==> flow/design.v <==
module cgate(
        input   clk,
        input   enable,
        output  func_en
        );
        assign func_en  = (enable)? 1'b1:1'b0;
endmodule
module ctrl(
        input                   clk,
        input                   rst,
        input                   in_en,
        input      [2:0]        fn_sel,
        input                   out_en,
        output reg              busy,
        output reg              valid,
        output reg [3:0]        cnt_cycle,   
        output reg [2:0]        cnt_data   
        );
        parameter WAIT = 2'b00, IN_CAL = 2'b01, OUT = 2'b10;
        reg [1:0] cstate, nstate;
        always@(posedge clk, posedge rst)begin
                if(rst)
                        cnt_cycle <= 4'b0;
                else if(cstate == IN_CAL)
                        cnt_cycle <= cnt_cycle + 1;
        end
        always@(posedge clk, posedge rst)begin
                if(rst)
                        cnt_data <= 3'b0;
                else if(cnt_cycle == 4'd15)
                        cnt_data <= cnt_data + 1;
        end
        always@(posedge clk, posedge rst)begin
                if(rst)
                        cstate <= WAIT;
                else
                        cstate <= nstate;
        end
        always@*begin
                case(cstate)
                        WAIT:begin
                                nstate = IN_CAL;
                        end
                        IN_CAL:begin
                                case(fn_sel)
                                        3'b001, 3'b010, 3'b011:begin
                                                if((cnt_cycle == 4'd15)&&(cnt_data == 3'd7))
                                                        nstate = OUT;
                                                else if(cnt_cycle == 4'd15)
                                                        nstate = WAIT;
                                                else
                                                        nstate = IN_CAL;
                                        end
                                        default:begin 
                                                if(cnt_cycle == 4'd15)
                                                        nstate = WAIT;
                                                else
                                                        nstate = IN_CAL;
                                        end
                                endcase
                        end
                        OUT:
                                nstate = IN_CAL;
                        default:
                                nstate = WAIT;
                endcase
        end
        always@*begin   
                case(cstate)
                        WAIT:begin
                                busy = 1'b0;
                                valid = (out_en  && (fn_sel != 3'b111) && (fn_sel != 3'b110));
                        end
                        IN_CAL:begin
                                busy = (cnt_cycle == 4'd15);
                                if((fn_sel == 3'b111) || (fn_sel == 3'b110))
                                        valid = (out_en && (cnt_cycle == 4'd1));
                                else
                                        valid = out_en;
                        end
                        OUT:begin
                                busy = 1'b0;
                                valid = 1'b1;
                        end
                        default:begin
                                busy = 1'b0;
                                valid = 1'b0;
                        end
                endcase
        end
endmodule
module mux_out(
        input           outf4_en,
        input           outf5_en,
        input           outf6_en,
        input           outf7_en,
        input   [2:0]   fn_sel,
        output reg      out_en
        );
        always@*begin
                case(fn_sel)
                        3'b100:out_en = outf4_en;
                        3'b101:out_en = outf5_en;
                        3'b110:out_en = outf6_en;
                        3'b111:out_en = outf7_en;
                        default:out_en = 1'b0;
                endcase
        end
endmodule
module f1(
        input                   clk,
        input                   rst,
        input                   f1_en,
        input                   valid,
        input [127:0]           data,
        input [3:0]             cnt_cycle,
        input [2:0]             cnt_data,
        output reg[127:0]       out_f1
        );
        reg [127:0]     buff;
        always@(posedge clk, posedge rst)begin
                if(rst)
                        buff <= 128'b0;
                else if(f1_en && (cnt_cycle == 4'd15) && (cnt_data != 3'd0) && (data > buff))
                        buff <= data;
                else if(f1_en && (cnt_cycle == 4'd0) &&(cnt_data == 3'd0))   
                        buff <= 128'b0;
        end
        always@*begin
                if(f1_en)begin
                        if(valid)
                                out_f1 = (buff > data)? buff:data;
                        else
                                out_f1 = 128'b0;
                end
                else
                        out_f1 = 128'b0;
        end
endmodule        
module f2(
        input                   clk,
        input                   rst,
        input                   f2_en,
        input                   valid,
        input [127:0]           data,
        input [3:0]             cnt_cycle,
        input [2:0]             cnt_data,
        output reg[127:0]       out_f2
        );
        reg [127:0]     buff;
        always@(posedge clk, posedge rst)begin
                if(rst)
                        buff <= 128'hFFFF_FFFF_FFFF_FFFF_FFFF_FFFF_FFFF_FFFF;
                else if(f2_en && (cnt_cycle == 4'd15) && (cnt_data != 3'd0) && (data < buff))
                        buff <= data;
                else if(f2_en && (cnt_cycle == 4'd0) && (cnt_data == 3'd0))   
                        buff <= 128'hFFFF_FFFF_FFFF_FFFF_FFFF_FFFF_FFFF_FFFF;
        end
        always@*begin
                if(f2_en)begin
                        if(valid)
                                out_f2 = (buff < data)? buff:data;
                        else
                                out_f2 = 128'b0;
                end
                else
                        out_f2 = 128'b0;
        end
endmodule        
module f3(
        input                   clk,
        input                   rst,
        input                   f3_en,
        input                   valid,
        input [127:0]           data,
        input [3:0]             cnt_cycle,
        input [2:0]             cnt_data,
        output reg[127:0]       out_f3
        );
        reg [130:0]     buff;
        always@(posedge clk, posedge rst)begin
                if(rst)
                        buff <= 131'b0;
                else if(f3_en && (cnt_cycle == 4'd15) && (cnt_data != 3'd0))
                        buff <= buff + data;
                else if(f3_en && (cnt_cycle == 4'd0) &&(cnt_data == 3'd0))   
                        buff <= 131'b0;
        end
        always@*begin
                if(f3_en)begin
                        if(valid)
                                out_f3 = ((buff+data) >> 3);
                        else
                                out_f3 = 128'b0;
                end
                else
                        out_f3 = 128'b0;
        end
endmodule
module f4(
        input                   f4_en,
        input [127:0]           data,
        input [3:0]             cnt_cycle,
        output reg              outf4_en,
        output reg[127:0]       out_f4
        );
        parameter LOW  = 128'h6FFF_FFFF_FFFF_FFFF_FFFF_FFFF_FFFF_FFFF;
        parameter HIGH = 128'hAFFF_FFFF_FFFF_FFFF_FFFF_FFFF_FFFF_FFFF;
        always@*begin
                if(f4_en)begin
                        if((cnt_cycle == 4'd1) && (data > LOW) && (data < HIGH))
                                outf4_en = 1'b1;
                        else
                                outf4_en = 1'b0;
                end
                else
                        outf4_en = 1'b0;
        end
        always@*begin
                if(outf4_en)
                        out_f4 = data;
                else
                        out_f4 = 128'b0;
        end
endmodule
module f5(
        input                   f5_en,
        input [127:0]           data,
        input [3:0]             cnt_cycle,
        output reg              outf5_en,
        output reg[127:0]       out_f5
        );
        parameter LOW  = 128'h7FFF_FFFF_FFFF_FFFF_FFFF_FFFF_FFFF_FFFF;
        parameter HIGH = 128'hBFFF_FFFF_FFFF_FFFF_FFFF_FFFF_FFFF_FFFF;
        always@*begin
                if(f5_en)begin
                        if((cnt_cycle == 4'd1) && (data[15:0] != 16'd0) && ((data < LOW) || (data > HIGH)))
                                outf5_en = 1'b1;
                        else
                                outf5_en = 1'b0;
                end
                else
                        outf5_en = 1'b0;
        end
        always@*begin
                if(outf5_en)
                        out_f5 = data;
                else
                        out_f5 = 128'b0;
        end
endmodule
module f6(
        input                   clk,
        input                   rst,
        input                   f6_en,
        input [127:0]           data,
        input [3:0]             cnt_cycle,
        input [2:0]             cnt_data,
        output reg              outf6_en,
        output reg[127:0]       out_f6
        );
        reg [127:0]             buff, buff_pmax;
        reg                     flag;
        always@(posedge clk, posedge rst)begin
                if(rst)
                        buff <= 128'b0;
                else if(f6_en && (cnt_cycle == 4'd1) && (cnt_data != 3'd0) && (data > buff))
                        buff <= data;
                else if(f6_en && (cnt_cycle == 4'd0) && (cnt_data == 3'd0))   
                        buff <= data;
        end
        always@(posedge clk, posedge rst)begin
                if(rst)begin
                        buff_pmax <= 128'b0;
                        flag <= 1'b0;
                end
                else if(f6_en &&   (buff > buff_pmax))begin
                        buff_pmax <= buff;
                        flag <= 1'b1;
                end
                else if(f6_en && cnt_data == 3'd1)
                        flag <= 1'b0;
        end
        always@*begin
                if(f6_en)begin
                        if(flag && (cnt_data == 3'b0))
                                outf6_en = 1'b1;
                        else
                                outf6_en = 1'b0;
                end
                else
                        outf6_en = 1'b0;
        end
        always@*begin
                if(outf6_en)
                        out_f6 = buff_pmax;
                else
                        out_f6 = 128'b0;
        end
endmodule
module f7(
        input                   clk,
        input                   rst,
        input                   f7_en,
        input [127:0]           data,
        input [3:0]             cnt_cycle,
        input [2:0]             cnt_data,
        output reg              outf7_en,
        output reg[127:0]       out_f7
        );
        reg [127:0]             buff, buff_pmin;
        reg                     flag;
        always@(posedge clk, posedge rst)begin
                if(rst)
                        buff <= 128'hFFFF_FFFF_FFFF_FFFF_FFFF_FFFF_FFFF_FFFF;
                else if(f7_en && (cnt_cycle == 4'd15) && (cnt_data != 3'd0) && (data < buff) && (data != 128'b0))
                        buff <= data;
                else if(f7_en && (cnt_cycle == 4'd0) && (cnt_data == 3'd0) && (data != 128'b0))   
                        buff <= data;
        end
        always@(posedge clk, posedge rst)begin
                if(rst)begin
                        buff_pmin <= 128'hFFFF_FFFF_FFFF_FFFF_FFFF_FFFF_FFFF_FFFF;
                        flag <= 1'b0;
                end
                else if(f7_en &&  (buff < buff_pmin))begin
                        buff_pmin <= buff;
                        flag <= 1'b1;
                end
                else if(f7_en && cnt_data == 3'd1)
                        flag <= 1'b0;
        end
        always@*begin
                if(f7_en)begin
                        if(flag && (cnt_data == 3'd0))
                                outf7_en = 1'b1;
                        else
                                outf7_en = 1'b0;
                end
                else
                        outf7_en = 1'b0;
        end
        always@*begin
                if(outf7_en)
                        out_f7 = (data<buff_pmin)? data:buff_pmin;     
                else
                        out_f7 = 128'b0;
        end
endmodule
module proc(
        input                   clk,
        input                   f1_en,
        input                   f2_en,
        input                   f3_en,
        input                   f4_en,
        input                   f5_en,
        input                   f6_en,
        input                   f7_en,
        input                   rst,
        input                   in_en,
        input                   valid,
        input [7:0]             iot_in,
        input [2:0]             fn_sel,
        input [3:0]             cnt_cycle,
        input [2:0]             cnt_data,
        output                  out_en,
        output reg[127:0]       iot_out
        );
        integer i;
        wire [127:0]    out_f1, out_f2, out_f3, out_f4, out_f5, out_f6, out_f7;
        wire            outf4_en, outf5_en, outf6_en, outf7_en;
        reg  [127:0]    mem;
        reg  [7:0]      buf_in[14:0];
        f1 max(.clk(clk),
               .rst(rst),
               .f1_en(f1_en),
               .data(mem),
               .valid(valid),
               .cnt_cycle(cnt_cycle),
               .cnt_data(cnt_data),
               .out_f1(out_f1)
               );
        f2 min(.clk(clk),
               .rst(rst),
               .f2_en(f2_en),
               .data(mem),
               .valid(valid),
               .cnt_cycle(cnt_cycle),
               .cnt_data(cnt_data),
               .out_f2(out_f2)
               );
        f3 avg(.clk(clk),
               .rst(rst),
               .f3_en(f3_en),
               .valid(valid),
               .data(mem),
               .cnt_cycle(cnt_cycle),
               .cnt_data(cnt_data),
               .out_f3(out_f3)
               );
       f4 ext(.f4_en(f4_en),
               .data(mem),
               .cnt_cycle(cnt_cycle),
               .outf4_en(outf4_en),
               .out_f4(out_f4)
               );
        f5 exc(.f5_en(f5_en),
               .data(mem),
               .cnt_cycle(cnt_cycle),
               .outf5_en(outf5_en),
               .out_f5(out_f5)
               );
        f6 p_max(.clk(clk),
                 .rst(rst),
                 .f6_en(f6_en),
                 .data(mem),
                 .cnt_cycle(cnt_cycle),
                 .cnt_data(cnt_data),
                 .outf6_en(outf6_en),
                 .out_f6(out_f6)
                 );
        f7 p_min(.clk(clk),
                 .rst(rst),
                 .f7_en(f7_en),
                 .data(mem),
                 .cnt_cycle(cnt_cycle),
                 .cnt_data(cnt_data),
                 .outf7_en(outf7_en),
                 .out_f7(out_f7)
                 );
       mux_out mux_out(.outf4_en(outf4_en),
                        .outf5_en(outf5_en),
                        .outf6_en(outf6_en),
                        .outf7_en(outf7_en),
                        .fn_sel(fn_sel),
                        .out_en(out_en)
                        );
        always@(posedge clk, posedge rst)begin
                if(rst)begin
                        mem <= 128'b0;
                        for(i = 0; i < 15; i = i + 1)
                                buf_in[i] <= 8'b0;
                end
                else if(cnt_cycle == 4'd15)
                        mem <= {buf_in[0],  buf_in[1],  buf_in[2],   buf_in[3], buf_in[4], buf_in[5],
                                buf_in[6],  buf_in[7],  buf_in[8],   buf_in[9], buf_in[10], buf_in[11],
                                buf_in[12], buf_in[13], buf_in[14],  iot_in};
                else if(in_en)begin
                        buf_in[cnt_cycle] <= iot_in;
                end
        end
        always@*begin
                case(fn_sel)
                        3'b001:iot_out = out_f1;
                        3'b010:iot_out = out_f2;
                        3'b011:iot_out = out_f3;
                        3'b100:iot_out = out_f4;
                        3'b101:iot_out = out_f5;
                        3'b110:iot_out = out_f6;
                        3'b111:iot_out = out_f7;
                        default: iot_out = 128'd0;
                endcase
        end
endmodule
module IOTDF( clk, rst, in_en, iot_in, fn_sel, busy, valid, iot_out);
        input          clk;
        input          rst;
        input          in_en;
        input  [7:0]   iot_in;
        input  [2:0]   fn_sel;
        output         busy;
        output         valid;
        output [127:0] iot_out;
        wire [3:0] cnt_cycle;
        wire [2:0] cnt_data;
        wire out_en;
        wire f1_en, f2_en, f3_en, f4_en, f5_en, f6_en, f7_en;
        ctrl ctrl0(.clk(clk),
                   .rst(rst),
                   .in_en(in_en),
                   .fn_sel(fn_sel),
                   .out_en(out_en),
                   .busy(busy),
                   .valid(valid),
                   .cnt_cycle(cnt_cycle),
                   .cnt_data(cnt_data)
                   );
        proc proc0(.clk(clk),
                   .f1_en(f1_en),
                   .f2_en(f2_en),
                   .f3_en(f3_en),
                   .f4_en(f4_en),
                   .f5_en(f5_en),
                   .f6_en(f6_en),
                   .f7_en(f7_en),
                   .rst(rst),
                   .valid(valid),
                   .in_en(in_en),
                   .iot_in(iot_in),
                   .fn_sel(fn_sel),
                   .cnt_cycle(cnt_cycle),
                   .cnt_data(cnt_data),
                   .out_en(out_en),
                   .iot_out(iot_out)
                   );
        cgate cg_f1(.clk(clk),
                    .enable(fn_sel == 3'b001),
                    .func_en(f1_en)
                    );
        cgate cg_f2(.clk(clk),
                    .enable(fn_sel == 3'b010),
                    .func_en(f2_en)
                    );
        cgate cg_f3(.clk(clk),
                    .enable(fn_sel == 3'b011),
                    .func_en(f3_en)
                    );
        cgate cg_f4(.clk(clk),
                    .enable(fn_sel == 3'b100),
                    .func_en(f4_en)
                    );
        cgate cg_f5(.clk(clk),
                    .enable(fn_sel == 3'b101),
                    .func_en(f5_en)
                    );
        cgate cg_f6(.clk(clk),
                    .enable(fn_sel == 3'b110),
                    .func_en(f6_en)
                    );
        cgate cg_f7(.clk(clk),
                    .enable(fn_sel == 3'b111),
                    .func_en(f7_en)
                    );
endmodule
Ticket comment

======== Tool chain data of IOTDF ========
Each step is given for the RTL above and for the edited RTL.
Lines under "unedited" count in the file above, lines under "edited" in the edited file.
"change": "edited" minus "unedited" as printed here. "rel. change": 100 x difference / "unedited".
Operators: Yosys type, input widths -> output width; for muxes data width and select width s.
Library cell names are shortened.
A cell with -- has no value.
design
  design top .............................. IOTDF
  clock port .............................. clk
  library ................................. sky130hd
  corner .................................. tt_025C_1v80

======== Edit of the RTL ========
The edit as a unified diff against the file above.
A script made this edit; it was not meant as an optimisation.
begin of diff
@@ -516,8 +516,11 @@
                     .func_en(f3_en)
                     );
+        wire f4_en_a, f4_en_b;
         cgate cg_f4(.clk(clk),
                     .enable(fn_sel == 3'b100),
-                    .func_en(f4_en)
-                    );
+                    .func_en(f4_en_a)
+                    );
+        cgate cg_f4_2 (.clk(clk), .enable(~(fn_sel == 3'b100)), .func_en(f4_en_b));
+        assign f4_en = f4_en_a ^ f4_en_b;
         cgate cg_f5(.clk(clk),
                     .enable(fn_sel == 3'b101),
end of diff

======== After elaboration ========
Source: Yosys, flattened and elaborated. Widths are those after wreduce. Registers that Yosys merges into a memory's read port (data or address) are not register bits. Print and check cells do not count. Equal cells are merged and count once.
bit counts
  element                          unedited  edited  change  rel. change (%)
  word width x clocked read ports  0         0       0       --
  memory bits (writable)           0         0       0       --
  bits of input ports              14        14      0       0.00
  output and inout bits            130       130     0       0.00
  flip-flop bits (word level)      1,158     1,158   0       0.00
  memories                         0         0       0       --
  memory bits (read-only)          0         0       0       --
  bits in latches                  0         0       0       --
operators by class
  element                     unedited  edited  change  rel. change (%)
  eq/ne operators             28        28      0       0.00
  multiplexer cells           51        52      +1      +1.96
  shift-type cells            0         0       0       --
  divide/modulo/power cells   0         0       0       --
  magnitude comparators       13        13      0       0.00
  add/sub/neg operators       3         3       0       0.00
  reduce/logical cells        72        72      0       0.00
  $mul                        0         0       0       --
  bitwise gates (word level)  1         2       +1      +100.00
operators with widths
  cell         unedited  edited  change  rel. change (%)
  $mux 1       22        23      +1      +4.55
  $xor 1x1->1  0         1       +1      --
Unchanged operator kinds not shown: 39.

======== Logic depth ========
Longest topological path by Yosys (ltp), each cell counted once; first at word level (registers and memories cut), then after technology mapping (sequential cells cut; the memories' decode and read muxes count).
depth
  element                        unedited  edited  change  rel. change (%)
  depth after elaboration        12        12      0       0.00
  ABC_AREA                       0         0       --      --
  gate-level depth with buffers  18        18      0       0.00
  mapped depth without buffers   15        15      0       0.00

======== After synthesis ========
The flow's flattened synthesis, as Yosys stat reports it; memories are mapped. The netlist is that of the ABC_AREA named above (0 if unset); the other value can give another one.
synthesis totals
  element                  unedited  edited    change  rel. change (%)
  flip-flops               1,159     1,159     0       0.00
  chip area (Yosys) (µm²)  80,647.3  81,177.9  +530.6  +0.66
  mapped cells             8,328     8,484     +156    +1.87
cell types
  type      unedited  edited  change  rel. change (%)
  o21ai_1   54        189     +135    +250.00
  a22o_1    213       82      -131    -61.50
  nand3_1   92        221     +129    +140.22
  a21oi_1   618       503     -115    -18.61
  mux2i_1   606       718     +112    +18.48
  o21ai_0   610       667     +57     +9.34
  nor2_1    323       277     -46     -14.24
  a21o_1    275       303     +28     +10.18
  nand2_1   407       433     +26     +6.39
  nor3_1    99        74      -25     -25.25
  nor2b_1   87        64      -23     -26.44
  clkbuf_1  244       261     +17     +6.97
  a221oi_1  45        28      -17     -37.78
  a22oi_1   45        28      -17     -37.78
  o21a_1    37        52      +15     +40.54
  buf_1     8         23      +15     +187.50
  mux2_2    251       265     +14     +5.58
  inv_1     841       828     -13     -1.55
Unchanged cell types not shown: 18.
Not every row of either side is listed.
The figures by module come from a second, unflattened synthesis with its own total; it is not the netlist above.
second synthesis, totals
  element                                        unedited  edited    change  rel. change (%)
  cells (unflattened synthesis)                  10,680    10,683    +3      +0.03
  area total of the unflattened synthesis (µm²)  97,797.5  97,822.6  +25.1   +0.03
Rows give one instance, submodules left out.
by module, unedited
  module   seq. area (µm²)  cells  area (µm²)  instances
  f7       6,751.5          2,232  22,057.4    1
  f6       6,431.2          1,634  17,381.7    1
  proc     6,206.0          1,360  16,668.5    1
  f3       3,278.1          1,991  14,916.8    1
  f1       3,203.1          1,666  12,353.1    1
  f2       3,363.2          1,164  10,542.6    1
  f5       0.0              363    1,941.9     1
  f4       0.0              211    1,308.8     1
  ctrl     251.5            43     485.5       1
  IOTDF    0.0              7      60.1        1
  cgate    0.0              1      7.5         7
  mux_out  0.0              2      28.8        1
by module, edited
  module   seq. area (µm²)  cells  area (µm²)  instances
  f7       6,751.5          2,232  22,057.4    1
  f6       6,431.2          1,634  17,381.7    1
  proc     6,206.0          1,360  16,668.5    1
  f3       3,278.1          1,991  14,916.8    1
  f1       3,203.1          1,666  12,353.1    1
  f2       3,363.2          1,164  10,542.6    1
  f5       0.0              363    1,941.9     1
  f4       0.0              211    1,308.8     1
  ctrl     251.5            43     485.5       1
  IOTDF    0.0              9      77.6        1
  cgate    0.0              1      7.5         8
  mux_out  0.0              2      28.8        1

======== Worst setup path after synthesis ========
Path of least setup slack by OpenSTA after synthesis, without wires, with an ideal clock, recovery checks aside; 20% of the period is set as input and as output delay. Where synthesis merged equal registers, the netlist keeps one of their names.
timing after synthesis
  element                              unedited          edited            change  rel. change (%)
  path kind                            input to output   input to output   --      --
  start                                in fn_sel[2]      in fn_sel[0]      --      --
  end                                  out iot_out[126]  out iot_out[121]  --      --
  external output delay (ps)           2,000             2,000             0       0.00
  data arrival time (ps)               4,192             4,139             -53     -1.26
  stages                               11                11                0       0.00
  path slack (ps)                      3,808             3,861             +53     --
  period (ps)                          10,000            10,000            0       0.00
  path delay (ps)                      2,192             2,139             -53     -2.42
  data required time (ps)              8,000             8,000             0       0.00
  period reached after synthesis (ps)  6,192             6,139             -53     -0.86
"path delay" is the arrival time less input delay plus setup time.
At an output port there is no setup time.
"stages": output pins that drive a net of the path, with the launching flip-flop's if there is one; two outputs of one cell count as two.
"period reached after synthesis" = period - worst setup slack (recovery checks aside). The figure is calculated, with input and output delays left at 20% of the set period.
Between the ends stands the longest chain of elaborated cells between them, by number of cells; it is not shown to be the way that was timed. Of several equally long chains one is given.
Each line given opens the expression or statement behind the cell; cells for indexed reads and writes are added by Yosys, which also makes memories of some case tables.
on the way, after synthesis, unedited
  path through ............................ nor3b_1 -> and4_1 -> nor4_2 -> nor4b_2 -> nor3_4 -> inv_2 -> and3_1 -> buf_2 -> a221o_1 -> a221oi_1 -> o311ai_1
  cells in the longest elaborated chain ... 10
  elaborated cells between the ends (all ways) .. 38
  classes of those cells .................. eq/ne (9); mux (25); reduce/logical (4)
RTL lines, path after synthesis, unedited
  element             line  text
  start: declaration  470   input  [2:0]   fn_sel;
  $eq 3x3->1          531   .enable(fn_sel == 3'b111),
  $mux 1              6     assign func_en  = (enable)? 1'b1:1'b0;
  $mux 1              334   if(f7_en)begin
  $pmux 1 s4          101   case(fn_sel)
  $logic_and 1x1->1   77    valid = (out_en && (cnt_cycle == 4'd1));
  $mux 1              76    if((fn_sel == 3'b111) || (fn_sel == 3'b110))
  $pmux 1 s3          69    case(cstate)
  $mux 128            191   if(valid)
  $mux 128            190   if(f3_en)begin
  $pmux 128 s7        453   case(fn_sel)
  end: declaration    473   output [127:0] iot_out;
on the way, after synthesis, edited
  path through ............................ clkbuf_1 -> nor4_1 -> a21oi_1 -> o221ai_1 -> or3_1 -> a21oi_4 -> buf_4 -> nor2_2 -> a21o_1 -> a221oi_1 -> o21ai_1
  cells in the longest elaborated chain ... 11
  elaborated cells between the ends (all ways) .. 40
  classes of those cells .................. eq/ne (9); mux (26); logic (1); reduce/logical (4)
RTL lines, path after synthesis, edited
  element             line  text
  start: declaration  470   input  [2:0]   fn_sel;
  $eq 3x3->1          520   .enable(fn_sel == 3'b100),
  $mux 1              6     assign func_en  = (enable)? 1'b1:1'b0;
  $xor 1x1->1         524   assign f4_en = f4_en_a ^ f4_en_b;
  $mux 1              210   if(f4_en)begin
  $pmux 1 s4          101   case(fn_sel)
  $logic_and 1x1->1   77    valid = (out_en && (cnt_cycle == 4'd1));
  $mux 1              76    if((fn_sel == 3'b111) || (fn_sel == 3'b110))
  $pmux 1 s3          69    case(cstate)
  $mux 128            191   if(valid)
  $mux 128            190   if(f3_en)begin
  $pmux 128 s7        453   case(fn_sel)
  end: declaration    473   output [127:0] iot_out;

======== Timing after layout ========
Path of least setup slack in the final report of the runs of pair A (OpenROAD, finished layout, wires in). Where an end is a register, its clock arrival counts in the times.
The path's times are printed in steps of 10 ps; the period is the one set.
timing after layout
  element                     unedited            edited              change  rel. change (%)
  path kind                   register to output  register to output  --      --
  start                       reg proc0.mem[127]  reg proc0.mem[101]  --      --
  end                         out iot_out[98]     out iot_out[127]    --      --
  data required time (ps)     8,000               8,000               0       0.00
  path slack (ps)             720                 290                 -430    --
  external output delay (ps)  2,000               2,000               0       0.00
  data arrival time (ps)      7,280               7,710               +430    +5.91
  stages                      20                  18                  -2      -10.00
  period (ps)                 10,000              10,000              0       0.00
Between the ends stands the longest chain of elaborated cells between them, by number of cells; it is not shown to be the way that was timed. Of several equally long chains one is given.
on the way, after layout, unedited
  path through ............................ dfrtp_1 -> inv_1 -> ha_1 -> nand4_1 -> nor2_1 -> nand3_1 -> nor4_1 -> buf_4 -> nand4_1 -> buf_4 -> a41oi_1 -> buf_4 -> nor3_4 -> buf_12 -> buf_12 -> a21oi_1 -> o22ai_1 -> a211oi_1 -> o21ai_0 -> clkdlybuf4s50_1
  cells in the longest elaborated chain ... 12
  elaborated cells between the ends (all ways) .. 34
  RTL lines with such cells ............... 22
  classes of those cells .................. compare (7); mux (20); reduce/logical (7)
RTL lines, path after layout, unedited
  element             line  text
  start: declaration  372   reg  [127:0]    mem;
  start: assignment   440   mem <= 128'b0;
  start: assignment   445   mem <= {buf_in[0],  buf_in[1],  buf_in[2],   buf_in[3], buf_in[4], buf_in[5],
  $lt 128x127->1      237   if((cnt_cycle == 4'd1) && (data[15:0] != 16'd0) && ((data < LOW) || (data > HIGH)))
  $logic_or 1x1->1    237
  $logic_and 1x1->1   237
  $mux 1              237
  $mux 1              236   if(f5_en)begin
  $pmux 1 s4          101   case(fn_sel)
  $logic_and 1x1->1   77    valid = (out_en && (cnt_cycle == 4'd1));
  $mux 1              76    if((fn_sel == 3'b111) || (fn_sel == 3'b110))
  $pmux 1 s3          69    case(cstate)
  $mux 128            191   if(valid)
  $mux 128            190   if(f3_en)begin
  $pmux 128 s7        453   case(fn_sel)
  end: declaration    473   output [127:0] iot_out;
on the way, after layout, edited
  path through ............................ dfrtp_1 -> inv_1 -> ha_1 -> nand4_1 -> nor4_1 -> nand2_1 -> nor4_1 -> buf_4 -> nand4_1 -> a31o_1 -> nand3b_1 -> buf_12 -> mux2_2 -> nand2_1 -> o211ai_1 -> a221oi_1 -> o21ai_0 -> clkdlybuf4s50_1
  cells in the longest elaborated chain ... 12
  elaborated cells between the ends (all ways) .. 35
  classes of those cells .................. add/sub (1); compare (7); mux (20); reduce/logical (7)
RTL lines, path after layout, edited
  element             line  text
  start: declaration  372   reg  [127:0]    mem;
  start: assignment   440   mem <= 128'b0;
  start: assignment   445   mem <= {buf_in[0],  buf_in[1],  buf_in[2],   buf_in[3], buf_in[4], buf_in[5],
  $lt 128x127->1      237   if((cnt_cycle == 4'd1) && (data[15:0] != 16'd0) && ((data < LOW) || (data > HIGH)))
  $logic_or 1x1->1    237
  $logic_and 1x1->1   237
  $mux 1              237
  $mux 1              236   if(f5_en)begin
  $pmux 1 s4          101   case(fn_sel)
  $logic_and 1x1->1   77    valid = (out_en && (cnt_cycle == 4'd1));
  $mux 1              76    if((fn_sel == 3'b111) || (fn_sel == 3'b110))
  $pmux 1 s3          69    case(cstate)
  $mux 128            191   if(valid)
  $mux 128            190   if(f3_en)begin
  $pmux 128 s7        453   case(fn_sel)
  end: declaration    473   output [127:0] iot_out;

======== Layout results ========
Both versions went through the flow (Yosys, OpenROAD) with the same settings in each pair. Constraints: input delay and output delay 20% of the set period each, output load 0.01 pF.
settings, pair A
  CORE_UTILIZATION ........................ 40
  period_ns ............................... 10.0
  CAP_MARGIN .............................. 20
  CORE_MARGIN ............................. 2
  SLEW_MARGIN ............................. 20
measured results, pair A
  element                                    unedited   edited     change    rel. change (%)
  utilization after layout (%)               45.1       44.9       -0.2      --
  die outline area (µm²)                     205,227.0  206,566.0  +1,339.0  +0.65
  std-cell area (final layout) (µm²)         90,155.2   90,566.9   +411.7    +0.46
  worst slack on setup checks (ps)           718        289        -429      --
  reached clock period (ps)                  9,282      9,711      +429      +4.62
  total power of the final layout (mW)       17.895     15.756     -2.139    -11.95
  sum of negative setup slack (ps)           0          0          0         --
  chip area after synthesis (Yosys) (µm²)    80,647.3   81,177.9   +530.6    +0.66
  worst hold slack in the final report (ps)  490        474        -16       --
settings, pair B
  CELL_PAD_IN_SITES_DETAIL_PLACEMENT ...... 0
  CORE_MARGIN ............................. 6
  CORE_UTILIZATION ........................ 33
  GPL_TIMING_DRIVEN ....................... 0
  MAX_ROUTING_LAYER ....................... met5
  PLACE_DENSITY ........................... 0.53
  SLEW_MARGIN ............................. 30
  TNS_END_PERCENT ......................... 70
  period_ns ............................... 5.24
  CAP_MARGIN .............................. 20
measured results, pair B
  element                                    unedited   edited     change    rel. change (%)
  utilization after layout (%)               42.1       40.8       -1.3      --
  die outline area (µm²)                     256,395.0  258,039.0  +1,644.0  +0.64
  std-cell area (final layout) (µm²)         101,835.0  99,431.6   -2,403.4  -2.36
  worst slack on setup checks (ps)           -1,692     -1,897     -205      --
  reached clock period (ps)                  6,932      7,137      +205      +2.96
  total power of the final layout (mW)       37.889     31.998     -5.891    -15.55
  sum of negative setup slack (ps)           -186,619   -215,688   -29,069   --
  chip area after synthesis (Yosys) (µm²)    80,647.3   81,177.9   +530.6    +0.66
  worst hold slack in the final report (ps)  486        485        -1        --
"reached clock period" means the clock period less the worst setup slack. The figure is calculated, with input and output delays left at 20% of the set period.
"total power of the final layout": no workload was simulated; the value follows from the tool's default switching activity.
